==> flow/design.v <==
`timescale 1ns / 1ps
module FIFO(clk, rst, wr_en, rd_en, buf_in, buf_out, buf_empty, buf_full, fifo_counter);
input clk, rst, wr_en, rd_en;
input [7:0] buf_in;
output [7:0] buf_out;
output buf_empty, buf_full;
output [6:0] fifo_counter;
reg [7:0] buf_out;
reg buf_empty, buf_full;
reg [6:0] fifo_counter;
reg [5:0] rd_ptr, wr_ptr;
reg [7:0] buf_mem[63:0];
always@ (fifo_counter) begin
    buf_empty = (fifo_counter == 0);  
    buf_full = (fifo_counter == 64);  
end
always @(posedge clk or posedge rst) begin
    if( rst )  
        fifo_counter <= 0;
    else if((!buf_full && wr_en) && (!buf_empty && rd_en))  
        fifo_counter <= fifo_counter;
    else if (!buf_full && wr_en)  
        fifo_counter <= fifo_counter + 1;
    else if (!buf_empty && rd_en)  
        fifo_counter <= fifo_counter - 1;
    else  
        fifo_counter <= fifo_counter;
end
always @(posedge clk or posedge rst) begin
    if (rst)  
        buf_out <= 0;
    else begin
        if (rd_en && !buf_empty)
            buf_out <= buf_mem[rd_ptr];
        else  
            buf_out <= buf_out;
    end
end
always @(posedge clk) begin
    if (!buf_full && wr_en)
        buf_mem[wr_ptr] <= buf_in;
    else
        buf_mem[wr_ptr] <= buf_mem[wr_ptr];
end
always @(posedge clk or posedge rst) begin
    if(rst) begin
        wr_ptr <= 0;
        rd_ptr <= 0;
    end
    else begin
        if (!buf_full && wr_en)  
            wr_ptr <= wr_ptr + 1;
        else  
            wr_ptr <= wr_ptr;
        if (!buf_empty && rd_en)  
            rd_ptr <= rd_ptr + 1;
        else  
            rd_ptr <= rd_ptr;               
    end
end
endmodule
Reports on FIFO
What the tools print for FIFO, step after step.
Line numbers count from 1 in the design file above.
Operators: Yosys type, input widths -> output width; for muxes data width and select width s.
Library cell names are shortened.
The mark -- stands for no value.
Design
  top module: FIFO
  clock input: clk
  standard-cell library: sky130hd
  corner: tt_025C_1v80

Word level
Yosys after proc, flatten, opt, wreduce and memory -nomap, before mapping. Memory bits, and registers merged into a memory's read port (data or address), are not among the register bits. Print and check cells are not counted. Equal cells are merged and count once.
Yosys's memory passes give these memory sizes; they may raise the number of words (mostly to a power of two), join words into wider ones and drop unused or constant bits.
Operators by class
  add/subtract/negate cells: 4
  $mul: 0
  div/mod/pow operators: 0
  $lt $le $gt $ge: 0
  equality and inequality tests: 2
  shift-type cells: 0
  multiplexer cells: 7
  bitwise operators: 2
  reductions and logical operators: 9
Operators by type and width (number)
  $mux 8: 3
  $mux 7: 2
  $add 6x1->6 const B: 2
  $add 7x1->7 const B: 1
  $sub 7x1->7 const B: 1
  $eq 7x7->1 const B: 1
  $logic_not 7->1: 1
  $reduce_and 2->1: 2
  $logic_and 1x1->1: 3
  $logic_not 1->1: 2
  $reduce_bool 2->1: 1
  $mux 1: 2
  $ne 1x1->1 const B: 1
  $or 1x1->1: 1
  $not 1->1: 1
Bit counts
  flip-flop bits (word level): 19
  latch bits: 0
  RAM bits: 512
  ROM bits: 0
  clocked read ports x word width: 8
  memory cells: 1
  input port bits: 12
Memory list
  buf_mem: depth 64, width 8, read ports 1, write ports 1, RTL line 12  | reg [7:0] buf_mem[63:0];

Logic depth
Longest topological path by Yosys (ltp), each cell counted once; first at word level (registers and memories cut), then after technology mapping (sequential cells cut; the memories' decode and read muxes count).
Depth
  depth in word-level cells: 6
  ABC_AREA: 0
  mapped depth: 10
  mapped depth without buffers: 9

Netlist
The flow's flattened synthesis, as Yosys stat reports it; memories are mapped. The netlist is that of the ABC_AREA named above (0 if unset); the other value can give another one.
Mapped netlist
  mapped cells: 1111
  synthesis area: 21374.2 µm²
  sequential part of the area: 16050.4 µm²
  mapped flip-flops: 539
  buffer cells: 60
Cell types (number)
  edfxtp_1: 512
  mux4_2: 83
  mux2i_1: 87
  dfrtp_1: 27
  mux2_2: 32
  nor2_1: 84
  o211ai_1: 22
  nand2_1: 37
  a211o_1: 13
  buf_2: 22
  xnor2_1: 12
  ha_1: 8
  o22ai_1: 15
  clkbuf_1: 19
  a221oi_1: 8
  o2111ai_1: 8
  o22a_1: 8
  a221o_1: 6
Not listed: further types 37, cells in them 108.

Timing after synthesis
OpenSTA on the mapped netlist: ideal clock, no wires. The path of least setup slack (recovery checks aside). Input and output delay are each 20% of the period. Register names are those of the netlist, which keeps one name where synthesis merged equal registers.
Path after synthesis
  path kind: register to register
  from: register fifo_counter[5]
  to: register fifo_counter[5]
  clock period: 5.0 ns
  setup time: 0.123 ns
  launch time at the first pin: 0.000 ns
  arrival time: 2.838 ns
  required time: 4.877 ns
  slack: 2.039 ns
  delay of the path: 2.961 ns
  stages: 11
  synthesis period reached: 2.961 ns
"delay of the path" is the arrival time less input delay plus setup time.
"stages" counts driving pins, that of a launching flip-flop among them; a cell with two outputs on the path counts twice.
"synthesis period reached" = period - worst setup slack (recovery checks aside). The figure is calculated, with input and output delays left at 20% of the set period.
Between the ends stands the longest chain of elaborated cells between them, by number of cells; it is not shown to be the way that was timed. Of several equally long chains one is given.
A line is the first line of the expression or statement that the cell stems from. Yosys adds cells for indexed reads and writes and turns some case tables into memories.
At most two assigning lines are given for a register; there are more.
On the way, after synthesis
  cell sequence: dfrtp_1 -> or4_4 -> o41a_1 -> buf_6 -> inv_1 -> ha_1 -> a21o_1 -> a21oi_1 -> o21bai_1 -> a2111o_1 -> o221a_1
  length of the longest elaborated chain: 6
  elaborated cells on any way between the ends: 14
RTL lines, path after synthesis
  start: declaration: RTL line 7  | output [6:0] fifo_counter;
  start: assignment: RTL line 21  | fifo_counter <= fifo_counter;
  start: assignment: RTL line 23  | fifo_counter <= fifo_counter + 1;
  $eq 7x7->1: RTL line 15  | buf_full = (fifo_counter == 64);
  $logic_not 1->1: RTL line 20  | else if((!buf_full && wr_en) && (!buf_empty && rd_en))
  $logic_and 1x1->1 x2: RTL line 20
  $not 1->1
  $reduce_and 2->1
  end: assignment: RTL line 21
  end: assignment: RTL line 23
  end: declaration: RTL line 7

Worst path after layout
From the final timing report of flow run 1: the path of least setup slack in the routed layout; clock arrival at registers is part of the times.
Path after layout
  path kind: register to output
  from: register fifo_counter[5]
  to: output buf_full
  clock period: 5.29 ns
  launch time at the first pin: 0.56 ns
  arrival time: 2.66 ns
  required time: 4.23 ns
  slack: 1.57 ns
  stages: 4
Between the ends stands the longest chain of elaborated cells between them, by number of cells; it is not shown to be the way that was timed. Of several equally long chains one is given.
At most two assigning lines are given for a register; there are more.
On the way, after layout
  cell sequence: dfrtp_1 -> or4_4 -> nor4_1 -> clkdlybuf4s50_1
  length of the longest elaborated chain: 1
  elaborated cells on any way between the ends: 1
  RTL lines with such cells: 1
RTL lines, path after layout
  start: declaration: RTL line 7  | output [6:0] fifo_counter;
  start: assignment: RTL line 21  | fifo_counter <= fifo_counter;
  start: assignment: RTL line 23  | fifo_counter <= fifo_counter + 1;
  $eq 7x7->1: RTL line 15  | buf_full = (fifo_counter == 64);
  end: declaration: RTL line 6  | output buf_empty, buf_full;

FLOW RESULTS
============

FIFO through Yosys and OpenROAD on sky130hd: 3 stored runs, unordered, with their settings and measured results. The constraints put input and output delay at 20% of the set period each and load the outputs with 0.01 pF.
"achieved clock period (ns)": clock period set for the run, less the worst setup slack. It is reckoned from that one timing run; input and output delays stay at 20% of the period that was set.
"worst setup path time (ns)": the worst setup path's part of the clock period (all of it between registers, 20% less for each end at a port) less its slack. A launch clock that arrives late makes it longer, a capture clock that arrives late makes it shorter.
By "finish__power__total" is meant OpenSTA's value without simulated activity: inputs other than the clock are taken to toggle once in ten clock periods, and the tool carries that through the logic.

Flow files of flow run 1
==> flow/run.sh <==
#!/bin/bash
# the make line also repeats the synthesis and layout settings of config.mk as NAME=value (left out here)
make -C /OpenROAD-flow-scripts/flow DESIGN_CONFIG=/design/flow/config.mk WORK_HOME=/design/flow/orfs CLKGATE_MAP_FILE= finish
==> flow/config.mk <==
export PLATFORM = sky130hd
export DESIGN_NAME = FIFO
export DESIGN_NICKNAME = FIFO
export VERILOG_FILES = /design/flow/design.v
export SDC_FILE = /design/flow/constraint.sdc
export NUM_CORES = 4
export LEC_CHECK = 0
export CAP_MARGIN = 20
export CORE_MARGIN = 10
export CORE_UTILIZATION = 64
export GPL_TIMING_DRIVEN = 0
export MAX_ROUTING_LAYER = met5
export PLACE_DENSITY_LB_ADDON = 0.16
export SETUP_SLACK_MARGIN = 0.13
export SLEW_MARGIN = 35
==> flow/constraint.sdc <==
create_clock -name core_clock -period 5.29 [get_ports {clk}]
set_input_delay 1.0580 -clock core_clock [delete_from_list [all_inputs] [get_ports {clk}]]
set_output_delay 1.0580 -clock core_clock [all_outputs]
set_load 0.01 [all_outputs]

report of flow run 1
yosys chip area after synthesis (um^2): 21374.2
finish__design__die__area: 41107.6
finish__design__instance__area__stdcell: 23875.4
finish__design__instance__utilization: 0.7283
finish__timing__setup__ws: 1.575
finish__timing__setup__tns: 0.000
finish__timing__hold__ws: 0.532
finish__power__total: 1.234e-02
achieved clock period (ns): 3.715
worst setup path time (ns): 2.66
worst setup path kind: register to output

Flow files of flow run 2
==> flow/run.sh <==
#!/bin/bash
# the make line also repeats the synthesis and layout settings of config.mk as NAME=value (left out here)
make -C /OpenROAD-flow-scripts/flow DESIGN_CONFIG=/design/flow/config.mk WORK_HOME=/design/flow/orfs CLKGATE_MAP_FILE= finish
==> flow/config.mk <==
export PLATFORM = sky130hd
export DESIGN_NAME = FIFO
export DESIGN_NICKNAME = FIFO
export VERILOG_FILES = /design/flow/design.v
export SDC_FILE = /design/flow/constraint.sdc
export NUM_CORES = 4
export LEC_CHECK = 0
export ABC_AREA = 1
export CAP_MARGIN = 20
export CORE_MARGIN = 2
export CORE_UTILIZATION = 16
export SLEW_MARGIN = 20
==> flow/constraint.sdc <==
create_clock -name core_clock -period 2.05 [get_ports {clk}]
set_input_delay 0.4100 -clock core_clock [delete_from_list [all_inputs] [get_ports {clk}]]
set_output_delay 0.4100 -clock core_clock [all_outputs]
set_load 0.01 [all_outputs]

report of flow run 2
yosys chip area after synthesis (um^2): 22980.8
finish__design__die__area: 146678.0
finish__design__instance__area__stdcell: 30137.7
finish__design__instance__utilization: 0.2106
finish__timing__setup__ws: -0.203
finish__timing__setup__tns: -22.822
finish__timing__hold__ws: 0.201
finish__power__total: 3.960e-02
achieved clock period (ns): 2.253
worst setup path time (ns): 2.25
worst setup path kind: register to register

Flow files of flow run 3
==> flow/run.sh <==
#!/bin/bash
# the make line also repeats the synthesis and layout settings of config.mk as NAME=value (left out here)
make -C /OpenROAD-flow-scripts/flow DESIGN_CONFIG=/design/flow/config.mk WORK_HOME=/design/flow/orfs CLKGATE_MAP_FILE= finish
==> flow/config.mk <==
export PLATFORM = sky130hd
export DESIGN_NAME = FIFO
export DESIGN_NICKNAME = FIFO
export VERILOG_FILES = /design/flow/design.v
export SDC_FILE = /design/flow/constraint.sdc
export NUM_CORES = 4
export LEC_CHECK = 0
export ABC_AREA = 0
export CAP_MARGIN = 35
export CORE_MARGIN = 5
export CORE_UTILIZATION = 16
export GPL_ROUTABILITY_DRIVEN = 0
export PLACE_DENSITY = 0.45
export SLEW_MARGIN = 20
==> flow/constraint.sdc <==
create_clock -name core_clock -period 4.46 [get_ports {clk}]
set_input_delay 0.8920 -clock core_clock [delete_from_list [all_inputs] [get_ports {clk}]]
set_output_delay 0.8920 -clock core_clock [all_outputs]
set_load 0.01 [all_outputs]

report of flow run 3
yosys chip area after synthesis (um^2): 21374.2
finish__design__die__area: 141000.0
finish__design__instance__area__stdcell: 25903.6
finish__design__instance__utilization: 0.1946
finish__timing__setup__ws: 0.863
finish__timing__setup__tns: 0.000
finish__timing__hold__ws: 0.514
finish__power__total: 1.514e-02
achieved clock period (ns): 3.597
worst setup path time (ns): 2.71
worst setup path kind: register to output
